==> flow/design.v <==
module walker( 
   va_rdy_o, pa_o, pa_vld_o, pa_fault_o, pw_c_va_o, pw_c_vld_o,
   l1_va_o, l1_cancel_o, l1_va_vld_o, ch_va_o, ch_va_vld_o, stall_o,
   clk_i, resetn_i, va_i, va_vld_i, pw_c_pa_i, l1_pa_i, l1_pa_vld_i,
   ch_fault_i, stall_i
   );
   input logic clk_i;   
   input logic resetn_i;
   input logic [31:0] va_i;
   input logic        va_vld_i;
   output logic       va_rdy_o;
   output logic[27:0] pa_o;
   output logic       pa_vld_o;
   output logic       pa_fault_o;
   output logic [31:0] pw_c_va_o;
   output logic        pw_c_vld_o;
   input logic [15:0]  pw_c_pa_i;
   output logic[27:0] l1_va_o;
   output logic       l1_cancel_o;
   output logic       l1_va_vld_o;
   input logic [31:0] l1_pa_i;
   input logic        l1_pa_vld_i;
   output logic[27:0] ch_va_o;
   output logic       ch_va_vld_o;
   input logic        ch_fault_i;
   output logic       stall_o;
   input logic        stall_i;
   logic [31:0] va_reg;
   logic [3:0]  pw00_03_va_vld_reg;
   logic        ld05_va_vld_reg;
   logic        cancel_fault_reg;
   logic [27:0] ld_va_reg;
   logic        va_rdy_reg;
   assign pw_c_va_o = va_reg;
   assign pw_c_vld_o = pw00_03_va_vld_reg[0];
   always_ff@(posedge clk_i)
   begin
      if (!resetn_i)
      begin
	 va_reg <= 32'h0;
	 pw00_03_va_vld_reg <= 4'h0;
	 ld_va_reg <= 28'h0;
      end
      else
      begin
	 if (!stall_o && !stall_i)
	 begin
	    if (va_vld_i && va_rdy_o) 
	    begin
	       va_reg <= va_i;
	    end
	    pw00_03_va_vld_reg[3:0] <= {pw00_03_va_vld_reg[2:0], va_vld_i && va_rdy_o};
	    ld_va_reg <= {pw_c_pa_i, va_reg[11:0]};	    
	 end
      end
   end
   assign va_rdy_o = va_rdy_reg || (pw00_03_va_vld_reg[3] && !stall_o && !stall_i);
   always @(posedge clk_i)
   begin
      if (!resetn_i)		 
	va_rdy_reg <= 1'b1;
      else
	begin	    
	   if (va_vld_i && (va_rdy_reg || va_rdy_o)) 
	     va_rdy_reg <= 1'b0;
	   else if (!va_rdy_reg && va_rdy_o)
	     va_rdy_reg <= 1'b1;
	end
   end
   assign l1_va_o     = ld_va_reg;
   assign l1_va_vld_o = pw00_03_va_vld_reg[2] && !stall_i;
   assign ch_va_o = ld_va_reg;
   assign ch_va_vld_o = pw00_03_va_vld_reg[2] && !stall_i;
   assign l1_cancel_o = ch_fault_i && !cancel_fault_reg && pw00_03_va_vld_reg[3];
   always@(posedge clk_i)
   begin
      if (!resetn_i)
      begin
	 cancel_fault_reg <= 1'b0;	 
	 ld05_va_vld_reg <= 1'b0;
      end
      else
      begin
	 if (!stall_o && !stall_i) 
	 begin	 
	    ld05_va_vld_reg <= pw00_03_va_vld_reg[3];
	 end
	 if (pw00_03_va_vld_reg[3])
	   cancel_fault_reg <= l1_cancel_o;
	 else if (cancel_fault_reg && l1_pa_vld_i && !stall_i)
	   cancel_fault_reg <= 1'b0;
      end
   end
   assign stall_o = !ch_fault_i && !l1_pa_vld_i && pw00_03_va_vld_reg[3]; 
   assign pa_o = {va_reg[31:16],l1_pa_i[11:0]};
   assign pa_vld_o = (l1_pa_vld_i || cancel_fault_reg) && pw00_03_va_vld_reg[3];
   assign pa_fault_o = cancel_fault_reg;
endmodule
module PWU 
( 
   va_rdy_o, pa_o, pa_vld_o, pa_fault_o, pw_c_va_o, pw_c_vld_o,
   l1_va_o, l1_cancel_o, l1_va_vld_o, ch_va_o, ch_va_vld_o,
   clk_i, resetn_i, va_i, va_vld_i, pa_rdy_i, pw_c_pa_i, l1_pa_i,
   l1_pa_vld_i, ch_fault_i
   );
   input logic clk_i;   
   input logic resetn_i;
   input logic [31:0] va_i;
   input logic        va_vld_i;
   output logic       va_rdy_o;
   output logic[27:0] pa_o;
   output logic       pa_vld_o;
   output logic       pa_fault_o;
   input logic        pa_rdy_i;
   output logic [31:0] pw_c_va_o;
   output logic        pw_c_vld_o;
   input logic [15:0]  pw_c_pa_i;
   output logic[27:0] l1_va_o;
   output logic       l1_cancel_o;
   output logic       l1_va_vld_o;
   input logic [31:0] l1_pa_i;
   input logic        l1_pa_vld_i;
   output logic[27:0] ch_va_o;
   output logic       ch_va_vld_o;
   input logic        ch_fault_i;
   logic [1:0]      walk_sel_reg;
   logic [3:0][1:0] walk_sel_pw00_03_reg;
   logic walkers_ready_s;
   logic walkers_stall_s;
   logic [3:0]       va_rdy_s;
   logic [3:0][27:0] pa_s;
   logic [3:0]       pa_vld_s;
   logic [3:0]       pa_fault_s;
   logic [3:0][31:0] pw_c_va_s;
   logic [3:0]       pw_c_vld_s;
   logic [3:0][27:0] l1_va_s;
   logic [3:0]       l1_cancel_s;
   logic [3:0]       l1_va_vld_s;
   logic [3:0][27:0] ch_va_s;
   logic [3:0]       ch_va_vld_s;
   logic [3:0]       stall_s;
   logic [3:0]       va_vld_s;
   always_ff@(posedge clk_i)
   begin
      if (!resetn_i)
      begin
	walk_sel_reg <= 2'h0;
	 for (int i=0; i<4;i++)
	   walk_sel_pw00_03_reg[i] <= 2'h0;
      end
      else
      begin
	 if (walkers_ready_s && va_vld_i && !walkers_stall_s)
	 begin
	    walk_sel_reg <= walk_sel_reg + 1; 
	 end
	 if (!walkers_stall_s)
	 begin
	    walk_sel_pw00_03_reg <= {walk_sel_pw00_03_reg[2:0], walk_sel_reg}; 
	 end
      end      
   end
   assign walkers_ready_s = va_rdy_s != 0;
   assign va_rdy_o = walkers_ready_s;
   always_comb
   begin
      va_vld_s = 4'h1;
      for (int i=0; i<4; i++)
	if (walk_sel_reg == i[1:0])
	begin
	   va_vld_s[i] = 1'b1;
	end
   end
   assign pw_c_vld_o = pw_c_vld_s[walk_sel_pw00_03_reg[0]];
   assign pw_c_va_o  = pw_c_va_s[walk_sel_pw00_03_reg[0]];
   assign l1_va_o     = l1_va_s[walk_sel_pw00_03_reg[2]];
   assign l1_va_vld_o = l1_va_vld_s[walk_sel_pw00_03_reg[2]];
   assign ch_va_o = ch_va_s[walk_sel_pw00_03_reg[2]];
   assign ch_va_vld_o = ch_va_vld_s[walk_sel_pw00_03_reg[2]];
   assign l1_cancel_o = l1_cancel_s[walk_sel_pw00_03_reg[3]];
   assign walkers_stall_s = stall_s != 0 || (pa_vld_o && !pa_rdy_i);
   generate
      for (genvar i=0; i<4; i++)
      begin
	 walker walker_inst( 
			    .va_rdy_o		(va_rdy_s[i]),	  
			    .pa_o		(pa_s[i]),	  
			    .pa_vld_o		(pa_vld_s[i]),	  
			    .pa_fault_o		(pa_fault_s[i]),  
			    .pw_c_va_o		(pw_c_va_s[i]),	  
			    .pw_c_vld_o		(pw_c_vld_s[i]),  
			    .l1_va_o		(l1_va_s[i]),	  
			    .l1_cancel_o	(l1_cancel_s[i]),  
			    .l1_va_vld_o	(l1_va_vld_s[i]),  
			    .ch_va_o		(ch_va_s[i]),	  
			    .ch_va_vld_o	(ch_va_vld_s[i]),  
			    .stall_o		(stall_s[i]),	  
			    .clk_i		(clk_i),
			    .resetn_i		(resetn_i),
			    .va_i		(va_i[31:0]),
			    .va_vld_i		(va_vld_s[i]),	  
			    .pw_c_pa_i		(pw_c_pa_i[15:0]),
			    .l1_pa_i		(l1_pa_i[31:0]),
			    .l1_pa_vld_i	(l1_pa_vld_i),
			    .ch_fault_i		(ch_fault_i),
			    .stall_i		(walkers_stall_s));  
      end
   endgenerate
   always_ff@(posedge clk_i)
   begin
      if (!resetn_i)
      begin
	 pa_o       <= 28'h0;
	 pa_vld_o   <= 1'b0;
	 pa_fault_o <= 1'b0;
      end
      else
      begin
	 if (pa_rdy_i || (!pa_rdy_i && !pa_vld_o))
	 begin
	    pa_o       <= pa_s[walk_sel_pw00_03_reg[3]];
	    pa_vld_o   <= pa_vld_s[walk_sel_pw00_03_reg[3]];
	    pa_fault_o <= pa_fault_s[walk_sel_pw00_03_reg[3]] || l1_pa_i[31:12] != 0; 
	 end
      end
   end
endmodule
Step by step through the tools: PWU. Tool output for the design above, in the order of the flow. Line numbers count from 1 in the design file above. Library cell names are shortened. A cell with - has no value.

Top module: PWU. Clock input: clk_i. Standard-cell library: sky130hd. Corner: tt_025C_1v80.

Word level. Counts by Yosys on the flattened word-level netlist (proc, flatten, opt, wreduce; memories kept). Register bits leave out memories and registers merged into their read ports (data or address). Print and check cells are left out. Cells with the same type and inputs are merged into one.

The figure for flip-flop bits (word level) is 304. Elaborated cells: 160.

For multiplexer cells the number is 19. Under reductions and logical operators stands 102. Under add/subtract/negate cells stands 1. For shift operators the number is 8. The figure for multipliers is 2. For equality and inequality tests the number is 3.

Operators by type and width (count): 112-bit by 8-bit indexed select with 28-bit output (2); 128-bit by 8-bit indexed select with 32-bit output (1); 1-bit logical AND (55); 2-bit by 3-bit multiplier with 5-bit output with constant B (2); 20-bit nonzero test (1); 4-bit by 2-bit indexed select with 1-bit output (5); 1-bit 2-to-1 mux (19); 1-bit logical NOT (17); 2-bit nonzero test (8); 1-bit logical OR (15); 2-bit AND reduction (4); 4-bit nonzero test (2); 2-bit == test with constant B (2); 2-bit by 1-bit adder with 2-bit output with constant B (1); 2-bit by 1-bit == test with 1-bit output with constant B (1).

Logic depth. Yosys ltp: most cells in a row. Word level: on the elaborated netlist, between registers, memories and ports. Mapped: between sequential cells and ports; inverters and the memories' decode and read muxes count.

Under word-level depth stands 11. Under ABC_AREA stands 0. Under mapped depth stands 9. The figure for gate-level depth less buffers is 4.

Mapped cells and area. Yosys stat after the flow's synthesis: flattened, memories mapped to cells. It holds for the ABC_AREA given above (unset counts as 0); a run with the other value may have another netlist.

Cells by type: dfxtp_1 (count 304, area in all 6.09E+03 µm²); mux4_2 (count 80, area in all 1.8E+03 µm²); nand2_1 (count 441, area in all 1.66E+03 µm²); mux2i_1 (count 129, area in all 1.29E+03 µm²); a21oi_1 (count 169, area in all 845.811 µm²); buf_4 (count 45, area in all 337.824 µm²); clkbuf_1 (count 53, area in all 198.941 µm²); buf_2 (count 30, area in all 150.144 µm²); o21ai_0 (count 8, area in all 40.038 µm²); ha_1 (count 3, area in all 37.536 µm²); nor4_1 (count 6, area in all 37.536 µm²); o21a_1 (count 5, area in all 37.536 µm²); buf_6 (count 3, area in all 33.782 µm²); and2_1 (count 5, area in all 31.28 µm²); nor3b_1 (count 4, area in all 30.029 µm²); nor2_1 (count 7, area in all 26.275 µm²); a31oi_1 (count 4, area in all 25.024 µm²); nor4_4 (count 1, area in all 21.27 µm²).

Not listed: further types 16, cells in them 22.

For cell count the number is 1319. The entry for flip-flops reads 304. For cell area after synthesis the number is 12834.8 µm². The figure for buffer cells is 133. The figure for sequential part of the area is 6085.8 µm².

The figures by module come from a second, unflattened synthesis with its own total; it is not the netlist above.

For cells (unflattened synthesis) the number is 1685. For area (unflattened synthesis) the number is 16625.9 µm².

Each row is one instance without its submodules.

By module: walker (times used 4, seq. area 1321.3 µm², cells 335, area 3052.9 µm²); PWU (times used 1, seq. area 800.8 µm², cells 345, area 4414.2 µm²).

Worst setup path after synthesis. Path of least setup slack by OpenSTA after synthesis, without wires, with an ideal clock, recovery checks aside; 20% of the period is set as input and as output delay. Where synthesis merged equal registers, the netlist keeps one of their names.

Path kind: input-to-output. Start point: input l1_pa_vld_i. End point: output l1_va_vld_o. For input delay the number is 0.800 ns. The figure for delay of the path is 1.430 ns. Clock period: 4.0 ns. For stages on the path the number is 9. For arrival time the number is 2.230 ns. The figure for launch time at the first pin is 0.800 ns. Required time: 3.200 ns. The figure for buffers on the path is 6. For slack the number is 0.970 ns. Under synthesis period reached stands 3.03 ns.

"delay of the path" = arrival - input delay + setup time. At an output port there is no setup time. "stages on the path": output pins that drive a net of the path, with the launching flip-flop's if there is one; two outputs of one cell count as two. "synthesis period reached" is the clock period less the worst setup slack; recovery checks do not enter. This is arithmetic on one report: input and output delays are still those of the set period (20% each). Between the ends stands the longest chain of elaborated cells between them, by number of cells; it is not shown to be the way that was timed. Of several equally long chains one is given. Each line given opens the expression or statement behind the cell; cells for indexed reads and writes are added by Yosys, which also makes memories of some case tables.

Cell sequence: buf_2 or2_1 buf_2 o21a_1 buf_2 buf_4 buf_2 and2_1 buf_4. The entry for cells in the longest elaborated chain reads 8.

RTL lines, path post-synthesis: start, declared (RTL line 122) `input logic        l1_pa_vld_i;`; 1-bit logical NOT (RTL line 94) `assign stall_o = !ch_fault_i && !l1_pa_vld_i && pw00_03_va_vld_reg[3];`; 1-bit logical AND (2 in a row) (RTL line 94); 4-bit nonzero test (RTL line 181) `assign walkers_stall_s = stall_s != 0 || (pa_vld_o && !pa_rdy_i);`; 1-bit logical OR (RTL line 181); 1-bit logical NOT (RTL line 71) `assign l1_va_vld_o = pw00_03_va_vld_reg[2] && !stall_i;`; 1-bit logical AND (RTL line 71); 4-bit by 2-bit indexed select with 1-bit output (RTL line 177) `assign l1_va_vld_o = l1_va_vld_s[walk_sel_pw00_03_reg[2]];`; end, declared (RTL line 120) `output logic       l1_va_vld_o;`.

Some nets on the timed path still bear RTL names; the line given drives or declares the net.

Named nets, post-synthesis: ch_va_vld_o (RTL line 179) `assign ch_va_vld_o = ch_va_vld_s[walk_sel_pw00_03_reg[2]];`.

Worst path after layout. Path of least setup slack in the final report of stored run 1 (OpenROAD, finished layout, wires in). Where an end is a register, its clock arrival counts in the times.

Path kind: reg-to-output. Start point: register walk_sel_pw00_03_reg. End point: output pw_c_va_o[23]. The figure for buffers on the path is 2. Required time: 3.20 ns. For slack the number is 1.14 ns. The figure for launch time at the first pin is 0.50 ns. For arrival time the number is 2.06 ns. Clock period: 4.0 ns. For stages on the path the number is 4.

An end named without its bit number is one bit of that signal or, where synthesis recoded a state register, one of its new flip-flops. Between the ends stands the longest chain of elaborated cells between them, by number of cells; it is not shown to be the way that was timed. Of several equally long chains one is given.

Cell sequence: dfxtp_4 bufbuf_16 mux4_2 dlygate4sd2_1. The entry for cells in the longest elaborated chain reads 1.

RTL lines, path after layout: start, declared (RTL line 127) `logic [3:0][1:0] walk_sel_pw00_03_reg;`; start, assigned (RTL line 149) `walk_sel_pw00_03_reg[i] <= 2'h0;`; start, assigned (RTL line 159) `walk_sel_pw00_03_reg <= {walk_sel_pw00_03_reg[2:0], walk_sel_reg};`; 128-bit by 8-bit indexed select with 32-bit output (RTL line 175) `assign pw_c_va_o  = pw_c_va_s[walk_sel_pw00_03_reg[0]];`; end, declared (RTL line 115) `output logic [31:0] pw_c_va_o;`.

Top module PWU; platform sky130hd; tools Yosys and OpenROAD; 4 stored runs in no particular order. Input and output delays are each 20% of the period that was set; the output load is 0.01 pF. "period achieved" = clock period - worst setup slack. The figure is calculated, with input and output delays left at 20% of the set period. "critical setup path time" = time allowed to the worst setup path (clock period - input delay - output delay, where it has them) - its slack; a late launch clock adds to it, a late capture clock takes from it. "total power of the final layout" rests on the timing tool's default activity at the inputs, not on a simulated workload.

Stored run 1 has these settings: CAP_MARGIN 35; CELL_PAD_IN_SITES_GLOBAL_PLACEMENT 2; CORE_ASPECT_RATIO 0.99; CORE_MARGIN 8; CORE_UTILIZATION 40; CTS_CLUSTER_SIZE 43; GPL_ROUTABILITY_DRIVEN 0; HOLD_SLACK_MARGIN 0.23; SETUP_SLACK_MARGIN 1.2; SLEW_MARGIN 40; period_ns 4.0. The critical setup path time reads 2.06 ns. Type of the worst setup path: reg-to-output. The final worst hold slack reads 0.447 ns. For the full die area the run shows 38,074.9 µm². The period achieved is 2.857 ns. The standard-cell area after layout reads 16,331.9 µm². The smallest setup slack comes to 1.143 ns. The measured post-route setup TNS is 0.000 ns. The chip area after synthesis (Yosys) stands at 12,834.8 µm². The measured total power of the final layout is 7.187 mW. The final utilization is 0.515.

Stored run 2 has these settings: CELL_PAD_IN_SITES_DETAIL_PLACEMENT 0; CORE_UTILIZATION 56; CTS_CLUSTER_SIZE 66; MIN_ROUTING_LAYER met2; PLACE_DENSITY_LB_ADDON 0.07; SETUP_SLACK_MARGIN 0.23; TNS_END_PERCENT 85; period_ns 2.03; CAP_MARGIN 20; CORE_MARGIN 2; SLEW_MARGIN 20. The critical setup path time reads 2.00 ns. Type of the worst setup path: reg-to-output. The final worst hold slack reads 0.269 ns. For the full die area the run shows 24,146.1 µm². The period achieved is 2.409 ns. The standard-cell area after layout reads 17,674.5 µm². The smallest setup slack comes to -0.379 ns. The measured post-route setup TNS is -32.515 ns. The chip area after synthesis (Yosys) stands at 12,834.8 µm². The measured total power of the final layout is 14.152 mW. The final utilization is 0.783.

Stored run 3 has these settings: ABC_AREA 1; CAP_MARGIN 35; CELL_PAD_IN_SITES_DETAIL_PLACEMENT 1; CELL_PAD_IN_SITES_GLOBAL_PLACEMENT 1; CORE_ASPECT_RATIO 0.99; CORE_MARGIN 8; CORE_UTILIZATION 40; CTS_CLUSTER_SIZE 43; GPL_ROUTABILITY_DRIVEN 1; HOLD_SLACK_MARGIN 0.09; MIN_ROUTING_LAYER met2; SETUP_SLACK_MARGIN 1.2; SLEW_MARGIN 40; period_ns 4.0. The critical setup path time reads 1.38 ns. Type of the worst setup path: input-to-output. The final worst hold slack reads 0.461 ns. For the full die area the run shows 38,409.3 µm². The period achieved is 2.978 ns. The standard-cell area after layout reads 16,839.9 µm². The smallest setup slack comes to 1.022 ns. The measured post-route setup TNS is 0.000 ns. The chip area after synthesis (Yosys) stands at 12,957.4 µm². The measured total power of the final layout is 10.046 mW. The final utilization is 0.528.

Stored run 4 has these settings: ABC_AREA 1; GPL_ROUTABILITY_DRIVEN 0; GPL_TIMING_DRIVEN 0; HOLD_SLACK_MARGIN 0.24; PLACE_DENSITY_LB_ADDON 0.22; TNS_END_PERCENT 80; period_ns 4.0; CAP_MARGIN 20; CORE_MARGIN 2; CORE_UTILIZATION 40; SLEW_MARGIN 20. The critical setup path time reads 3.22 ns. Type of the worst setup path: reg-to-output. The final worst hold slack reads 0.464 ns. For the full die area the run shows 33,848.6 µm². The period achieved is 4.018 ns. The standard-cell area after layout reads 16,652.2 µm². The smallest setup slack comes to -0.018 ns. The measured post-route setup TNS is -0.044 ns. The chip area after synthesis (Yosys) stands at 12,957.4 µm². The measured total power of the final layout is 10.033 mW. The final utilization is 0.525.
